==> flow/design.v <==
`timescale 1ns / 1ps
module ALU(
    input [7:0] A,
    input [7:0] B,
    output [7:0] Y
    );    
    assign Y = A + B;
endmodule
`timescale 1ns / 1ps
module ControlUnit(
    input [1:0] op,
    output reg ALUControl,
    output reg RegWrite,
    output reg MemRead,
    output reg MemWrite,
    output reg Branch
    );
    always @(op) begin
        case (op)
            2'b00: begin  
                ALUControl <= 1;
                RegWrite <= 1;
                MemRead <= 0;
                MemWrite <= 0;
                Branch <= 0;
            end
            2'b01: begin  
                ALUControl <= 0;
                RegWrite <= 1;
                MemRead <= 1;
                MemWrite <= 0;
                Branch <= 0;
            end
            2'b10: begin  
                ALUControl <= 0;
                RegWrite <= 0;
                MemRead <= 0;
                MemWrite <= 1;
                Branch <= 0;
            end
            2'b11: begin  
                ALUControl <= 0;
                RegWrite <= 0;
                MemRead <= 0;
                MemWrite <= 0;
                Branch <= 1;
            end
        endcase
    end
endmodule
`timescale 1ns / 1ps
module DataMemory(
	 input reset, 
    input clk,
    input [7:0] address,
    input [7:0] writeData,
    input MemWrite,
    input MemRead,
    output [7:0] readData
    );
    wire [7:0] memory [31:0];
    wire [4:0] index = address[4:0];
    genvar g;
    generate
        for (g = 0; g < 32; g = g + 1) begin : word
            reg [7:0] q;
            always @(posedge clk or posedge reset) begin
                if (reset)
                    q <= (g < 16) ? g : (8'd0 - (g - 16));
                else if (MemWrite && index == g)
                    q <= writeData;
            end
            assign memory[g] = q;
        end
    endgenerate
    assign readData = (MemRead) ? memory[index] : writeData;
endmodule
`timescale 1ns / 1ps
module Hex_to_7seg(
    input [3:0] hex,
    output reg [6:0] seg
    );
    always @ (hex) begin
        case (hex)
            4'd0: seg = 7'b0111111;  
            4'd1: seg = 7'b0000110;  
            4'd2: seg = 7'b1011011;  
            4'd3: seg = 7'b1001111;  
            4'd4: seg = 7'b1100110;  
            4'd5: seg = 7'b1101101;  
            4'd6: seg = 7'b1111101;  
            4'd7: seg = 7'b0000111;  
            4'd8: seg = 7'b1111111;  
            4'd9: seg = 7'b1101111;  
            4'd10: seg = 7'b1110111;  
            4'd11: seg = 7'b1111100;  
            4'd12: seg = 7'b0111001;  
            4'd13: seg = 7'b1011110;  
            4'd14: seg = 7'b1111001;  
            4'd15: seg = 7'b1110001;  
            default: seg = 7'b0000000;  
        endcase
    end
endmodule
`timescale 1ns / 1ps
module ProgramCounter(
    input clk,
    input reset,
    input [7:0] nextPC,
    output reg [7:0] PC
    );
    always @(posedge clk or posedge reset) begin
        if (reset)
            PC <= 8'b0;
        else
            PC <= nextPC;
    end
endmodule
`timescale 1ns / 1ps
module RegisterFile(
	 input reset,
    input [1:0] rs, rt, rd,
    input [7:0] writeData,
    input RegWrite,
    input clk,
    output [7:0] rsData, rtData
    );
    reg [7:0] registers [3:0];
always @(posedge clk or posedge reset) begin
    if (reset) begin
        registers[0] <= 8'b00000000;
        registers[1] <= 8'b00000000;
        registers[2] <= 8'b00000000;
        registers[3] <= 8'b00000000;
    end else if (RegWrite) begin
        registers[rd] <= writeData;
    end
end
    assign rsData = registers[rs];
    assign rtData = registers[rt];
endmodule
`timescale 1ns / 1ps
module Microprocessor(
    input oscillator,
    input reset,
    input [7:0] instruction,
    output [6:0] seg1,
    output [6:0] seg2,
    output [6:0] seg3,
    output [6:0] seg4,
    output [7:0] PC
);
    wire clk;
    wire [7:0] nextPC;
    wire [1:0] rs, rt, rd, RegisterDestination, operation;
    wire [7:0] rsData, rtData, writeData, ALUResult, MemoryResult, MemoryAddress;
    wire RegWrite, MemRead, MemWrite, Branch;
    assign clk = oscillator;
    assign rs = instruction[5:4];
    assign rt = instruction[3:2];
    assign rd = instruction[1:0];
    assign operation = instruction[7:6];
    ControlUnit cu(
        .op(instruction[7:6]),
        .ALUControl(ALUControl),
        .RegWrite(RegWrite),
        .MemRead(MemRead),
        .MemWrite(MemWrite),
        .Branch(Branch)
    );
	 assign writeData = (operation==2'b00) ? ALUResult 
	 			: (operation == 2'b11) ? {6'b000000, rd}
	 			: MemoryResult;
	 assign RegisterDestination = ALUControl ? rd : rt;
    RegisterFile rf(
        .reset(reset),
        .rs(rs),
        .rt(rt),
        .rd(RegisterDestination),
        .writeData(writeData),
        .RegWrite(RegWrite),
        .clk(clk),
        .rsData(rsData),
        .rtData(rtData)
    );
    ALU alu(
        .A(rsData),
        .B(rtData),
        .Y(ALUResult)
    );
	 assign MemoryAddress = (rd == 2'b00) ? rsData :
									(rd ==2'b01) ? rsData + 8'b00000001:
									(rd ==2'b10) ? rsData - 8'b00000010:
									(rd ==2'b11) ? rsData - 8'b00000001 :
									rsData;
    DataMemory dm(
        .reset(reset),
        .clk(clk),
        .address(MemoryAddress),
        .writeData(rtData),
        .MemWrite(MemWrite),
        .MemRead(MemRead),
        .readData(MemoryResult)
    );
    ProgramCounter pc(
        .clk(clk),
        .reset(reset),
        .nextPC(nextPC),
        .PC(PC)
    );
	 assign nextPC = (rd == 2'b00) ? PC + 1 :
                    (rd == 2'b01) ? (Branch ? PC + 2 : PC + 1) :
                    (rd == 2'b10) ? (Branch ? PC - 1 : PC + 1) :
                    (rd == 2'b11) ? (Branch ? PC : PC + 1) :
                    PC + 1;
    Hex_to_7seg display1(
        .hex(writeData[7:4]),
        .seg(seg1)
    );
    Hex_to_7seg display2(
        .hex(writeData[3:0]),
        .seg(seg2)
    );
	 Hex_to_7seg display3(
        .hex(PC[7:4]),
        .seg(seg3)
    );
    Hex_to_7seg display4(
        .hex(PC[3:0]),
        .seg(seg4)
    );
endmodule
# From RTL to reports: Microprocessor
# Module Microprocessor before and after one edit of its RTL, step after step.
# "orig" refers to lines of the RTL above, "edited" to lines of the edited file.
# "change": "edited" minus "orig" as printed here.
# Operators: Yosys type, input widths -> output width; for muxes data width and select width s.
# Library cell names are shortened.
# A cell with -- has no value.
# setup
top	Microprocessor
clk_port	oscillator
library	sky130hd
pvt_corner	tt_025C_1v80

# Diff
# Unified diff, file above to edited file.
# This change comes from a script, not from a designer. The edited design behaves differently; no optimisation was intended.
# begin of diff
@@ -210,5 +210,4 @@
     );
 	 assign nextPC = (rd == 2'b00) ? PC + 1 :
-                    (rd == 2'b01) ? (Branch ? PC + 2 : PC + 1) :
                     (rd == 2'b10) ? (Branch ? PC - 1 : PC + 1) :
                     (rd == 2'b11) ? (Branch ? PC : PC + 1) :
# end of diff

# After elaboration
# Yosys after proc, flatten, opt, wreduce and memory -nomap, before mapping. Print and check cells are not counted. Equal cells are merged and count once.
# Memory sizes are those after Yosys's memory passes, which may raise the word count (mostly to a power of two), join words into wider ones and drop unused or constant bits.
# classes
item	orig	edited	change
muxes	23	21	-2
n_reduce_logical	48	48	0
n_addsub	7	6	-1
equal	47	47	0
# ops
cell	orig	edited	change
$mux 8	10	8	-2
$add 8x2->8 const B	1	0	-1
$ne 5x5->1 const B	1	0	-1
$ne 4x4->1 const B	0	1	1
$logic_and 1x1->1	32	32	0
$eq 5x5->1 const B	16	16	0
$eq 2x2->1 const B	10	10	0
$eq 5x4->1 const B	8	8	0
$eq 2x1->1 const B	5	5	0
$logic_not 2->1	5	5	0
$pmux 1 s2	5	5	0
$eq 5x3->1 const B	4	4	0
$mux 5	4	4	0
$reduce_and 2->1	4	4	0
$reduce_or 3->1	4	4	0
$eq 5x2->1 const B	2	2	0
$pmux 8 s4	2	2	0
$reduce_or 2->1	2	2	0
$add 5x1->5 const B	1	1	0
$add 8x1->8 const B	1	1	0
$add 8x8->8	1	1	0
$eq 5x1->1 const B	1	1	0
$logic_not 5->1	1	1	0
$mux 2	1	1	0
$pmux 8 s32	1	1	0
$sub 5x1->5 const B	1	1	0
$sub 5x2->5 const B	1	1	0
$sub 8x1->8 const B	1	1	0
# word_totals
item	orig	edited	change
in_bits	10	10	0
n_memories	4	4	0
output_inout_bits	36	36	0
rom_bits	448	448	0
register_bits	296	296	0
wordCells	166	163	-3
# mem_list
item	orig	edited
mem_shapes	16x7 r1 w0; 16x7 r1 w0; 16x7 r1 w0; 16x7 r1 w0	16x7 r1 w0; 16x7 r1 w0; 16x7 r1 w0; 16x7 r1 w0

# Logic depth
# Longest topological path by Yosys (ltp), each cell counted once; first at word level (registers and memories cut), then after technology mapping (sequential cells cut; the memories' decode and read muxes count).
# depth
item	orig	edited	change
word_depth	12	12	0
ABC_AREA	0	0	--
mapped_depth	22	25	3
mapped_depth_nobuf	18	20	2

# Netlist
# Yosys stat after the flow's synthesis: flattened, memories mapped to cells. It holds for the ABC_AREA given above (unset counts as 0); a run with the other value may have another netlist.
# synth_totals
item	orig	edited	change
buf_cells	99	115	16
stdcells	1502	1659	157
seq_area_mm2	0.0075623	0.0075623	0.0000000
area_mm2	0.0166259	0.016138	-0.0004879
ff_cells	296	296	0
# types
cell_type	orig	edited	change
o21ai_0	69	245	176
mux2_2	266	95	-171
nand2_1	139	302	163
nor3_1	57	30	-27
a221oi_1	5	32	27
a31oi_1	25	11	-14
clkbuf_1	65	76	11
a22oi_1	39	28	-11
nand4_1	19	9	-10
mux4_2	16	6	-10
and3_1	7	15	8
nor2_1	55	48	-7
ha_1	47	40	-7
a22o_1	13	6	-7
a32oi_1	12	5	-7
o31ai_1	7	1	-6
o2111ai_1	2	8	6
a2bb2oi_1	1	7	6
# Not every row of either side is listed.
# By module: a second synthesis without flattening, with its own total; a netlist apart from the flattened one above.
# unflattened
item	orig	edited	change
hier_cells	1389	1330	-59
area_unflattened_mm2	0.0166385	0.0162819	-0.0003566
# Each row is one instance without its submodules.
# by_module_orig
module	instances	mod_area_mm2	cells
DataMemory	1	0.0121717	935
RegisterFile	1	0.001594	89
Microprocessor	1	0.0011761	177
Hex_to_7seg	4	0.0002828	33
ALU	1	0.0003316	42
ProgramCounter	1	0.0002039	9
ControlUnit	1	0.00003	5
# by_module_edited
module	instances	mod_area_mm2	cells
DataMemory	1	0.0121717	935
RegisterFile	1	0.001594	89
Hex_to_7seg	4	0.0002865	33
Microprocessor	1	0.0008045	118
ALU	1	0.0003316	42
ProgramCounter	1	0.0002039	9
ControlUnit	1	0.00003	5

# Timing after synthesis
# Source: OpenSTA report_checks on the synthesized netlist (no wires, ideal clock, input and output delay 20% of the period each), path of least setup slack; recovery checks are left aside. Register names are those of the netlist, which keeps one name where synthesis merged equal registers.
# synth_path
item	orig	edited	change
kind	input port to output port	input port to output port	--
from	input port instruction[5]	input port instruction[2]	--
to	output port seg1[6]	output port seg1[0]	--
path_buffers	2	2	0
path_slack_ps	1358	923	-435
t_first_pin_ps	2000	2000	0
out_delay_ps	2000	2000	0
arrival_time_ps	6642	7077	435
input_delay_ps	2000	2000	0
driving_pins	19	20	1
path_delay_ps	4642	5077	435
tclk_ps	10000	10000	0
period_less_setup_slack_ps	8642	9077	435
# "path_delay_ps" is the arrival time less input delay plus setup time.
# A path that ends at an output port has no setup time.
# "driving_pins" counts driving pins, that of a launching flip-flop among them; a cell with two outputs on the path counts twice.
# "period_less_setup_slack_ps" is the clock period less the worst setup slack; recovery checks do not enter. This is arithmetic on one report: input and output delays are still those of the set period (20% each).
# Between the ends stands the longest chain of elaborated cells between them, by number of cells; it is not shown to be the way that was timed. Of several equally long chains one is given.
# A line is the first line of the expression or statement that the cell stems from. Yosys adds cells for indexed reads and writes and turns some case tables into memories.
# A memory read counts as a cell of the chain, while the word-level depth stops at memories.
# synth_via_orig
path_cell_list	buf_6 mux4_2 inv_1 ha_1 or4b_2 o22ai_1 or4_1 clkbuf_1 nand2_2 mux2_2 nand3_1 o21ai_0 a31o_2 or4_4 a221oi_4 inv_1 ha_1 mux2_2 a22oi_1
elab_chain_len	13
cone_cells	50
# synth_rtl_orig
item	line_no	text
from (decl)	146	input [7:0] instruction,
$eq 2x2->1	139	assign rsData = registers[rs];
$pmux 8 s4	139
$sub 5x1->5	194	(rd ==2'b11) ? rsData - 8'b00000001 :
$mux 5	194
$mux 5	193	(rd ==2'b10) ? rsData - 8'b00000010:
$mux 5	192	(rd ==2'b01) ? rsData + 8'b00000001:
$mux 5	191	assign MemoryAddress = (rd == 2'b00) ? rsData :
$eq 5x5->1	76	assign readData = (MemRead) ? memory[index] : writeData;
$pmux 8 s32	76
$mux 8	76
$mux 8	172	: (operation == 2'b11) ? {6'b000000, rd}
$mux 8	171	assign writeData = (operation==2'b00) ? ALUResult
$mem_v2 16x7	84	case (hex)
to (decl)	147	output [6:0] seg1,
# synth_via_edited
path_cell_list	clkbuf_1 buf_1 mux2_2 o21ai_1 clkinv_1 ha_1 fa_1 a21o_1 a21oi_1 xnor2_1 nand2_1 a21oi_1 a31oi_1 o21ai_1 or4_4 o32ai_4 inv_1 ha_1 or3b_2 o211ai_1
cone_cells	10
cone_lines	6
# synth_rtl_edited
item	line_no	text
from (decl)	146	input [7:0] instruction,
to (decl)	147	output [6:0] seg1,
# edited: Chain of elaborated cells between the ends: none given.
# Some nets on the timed path still bear RTL names; the line given drives or declares the net.
# synth_named_nets_edited
signal	line_no	text
alu.B[0]	140	assign rtData = registers[rt];

# Worst path after layout
# From the final timing report of the runs of set A: the path of least setup slack in the routed layout; clock arrival at registers is part of the times.
# The path's times are printed in steps of 10 ps; the period is the one set.
# layout_path
item	orig	edited	change
kind	input port to output port	input port to output port	--
from	input port instruction[5]	input port instruction[5]	--
to	output port seg1[3]	output port seg1[0]	--
arrival_time_ps	7650	7750	100
path_buffers	5	3	-2
driving_pins	19	15	-4
tclk_ps	10000	10000	0
input_delay_ps	2000	2000	0
path_slack_ps	350	250	-100
t_first_pin_ps	2000	2000	0
out_delay_ps	2000	2000	0
# Between the ends stands the longest chain of elaborated cells between them, by number of cells; it is not shown to be the way that was timed. Of several equally long chains one is given.
# A memory read counts as a cell of the chain, while the word-level depth stops at memories.
# layout_via_orig
path_cell_list	dlymetal6s2s_1 mux4_2 buf_4 ha_1 nor3_1 a211o_1 nand3_1 buf_4 nor3_1 a221oi_1 nand4_1 a211o_1 a21oi_2 buf_4 ha_1 a21oi_1 o21ai_0 o21ai_0 clkdlybuf4s50_1
elab_chain_len	13
cone_cells	50
# layout_rtl_orig
item	line_no	text
from (decl)	146	input [7:0] instruction,
$eq 2x2->1	139	assign rsData = registers[rs];
$pmux 8 s4	139
$sub 5x1->5	194	(rd ==2'b11) ? rsData - 8'b00000001 :
$mux 5	194
$mux 5	193	(rd ==2'b10) ? rsData - 8'b00000010:
$mux 5	192	(rd ==2'b01) ? rsData + 8'b00000001:
$mux 5	191	assign MemoryAddress = (rd == 2'b00) ? rsData :
$eq 5x5->1	76	assign readData = (MemRead) ? memory[index] : writeData;
$pmux 8 s32	76
$mux 8	76
$mux 8	172	: (operation == 2'b11) ? {6'b000000, rd}
$mux 8	171	assign writeData = (operation==2'b00) ? ALUResult
$mem_v2 16x7	84	case (hex)
to (decl)	147	output [6:0] seg1,
# layout_via_edited
path_cell_list	clkdlybuf4s50_1 mux2i_2 ha_1 nor4bb_1 a22o_1 nor3_2 nor2_2 buf_12 mux4_2 a211o_1 a211oi_1 a32o_1 or3b_2 o211ai_1 clkdlybuf4s50_1
elab_chain_len	13
cone_cells	50
# layout_rtl_edited
item	line_no	text
from (decl)	146	input [7:0] instruction,
$eq 2x2->1	139	assign rsData = registers[rs];
$pmux 8 s4	139
$sub 5x1->5	194	(rd ==2'b11) ? rsData - 8'b00000001 :
$mux 5	194
$mux 5	193	(rd ==2'b10) ? rsData - 8'b00000010:
$mux 5	192	(rd ==2'b01) ? rsData + 8'b00000001:
$mux 5	191	assign MemoryAddress = (rd == 2'b00) ? rsData :
$eq 5x5->1	76	assign readData = (MemRead) ? memory[index] : writeData;
$pmux 8 s32	76
$mux 8	76
$mux 8	172	: (operation == 2'b11) ? {6'b000000, rd}
$mux 8	171	assign writeData = (operation==2'b00) ? ALUResult
$mem_v2 16x7	84	case (hex)
to (decl)	147	output [6:0] seg1,

# Measured runs
# Both versions went through the flow (Yosys, OpenROAD) with the same settings in each pair. Constraints: input delay and output delay 20% of the set period each, output load 0.01 pF.
# settings_set_A
period_ns	10.0
CAP_MARGIN	20
CORE_MARGIN	2
CORE_UTILIZATION	40
SLEW_MARGIN	20
# results_set_A
item	orig	edited	change
tns_setup_ps	0	0	0
holdWs_ps	499	479	-20
power_total_uw	5197	6816	1619
synthesis_area_mm2	0.0166259	0.016138	-0.0004879
fin_ws_ps	354	253	-101
total_die_area_mm2	0.043212	0.0419676	-0.0012444
final_cell_area_mm2	0.0196	0.0189244	-0.0006756
# settings_set_B
CAP_MARGIN	15
CORE_ASPECT_RATIO	0.68
CORE_UTILIZATION	16
CTS_CLUSTER_DIAMETER	238
GPL_ROUTABILITY_DRIVEN	0
MIN_ROUTING_LAYER	met1
PLACE_DENSITY_LB_ADDON	0.18
SETUP_SLACK_MARGIN	1.59
SLEW_MARGIN	5
TNS_END_PERCENT	40
period_ns	7.48
CORE_MARGIN	2
# results_set_B
item	orig	edited	change
tns_setup_ps	-320	-1257	-937
holdWs_ps	504	477	-27
power_total_uw	8153	10891	2738
synthesis_area_mm2	0.0166259	0.016138	-0.0004879
fin_ws_ps	-55	-233	-178
total_die_area_mm2	0.106555	0.103466	-0.003089
final_cell_area_mm2	0.0233924	0.0227468	-0.0006456
# "power_total_uw" is the tool's figure for a default switching activity; nothing was simulated.
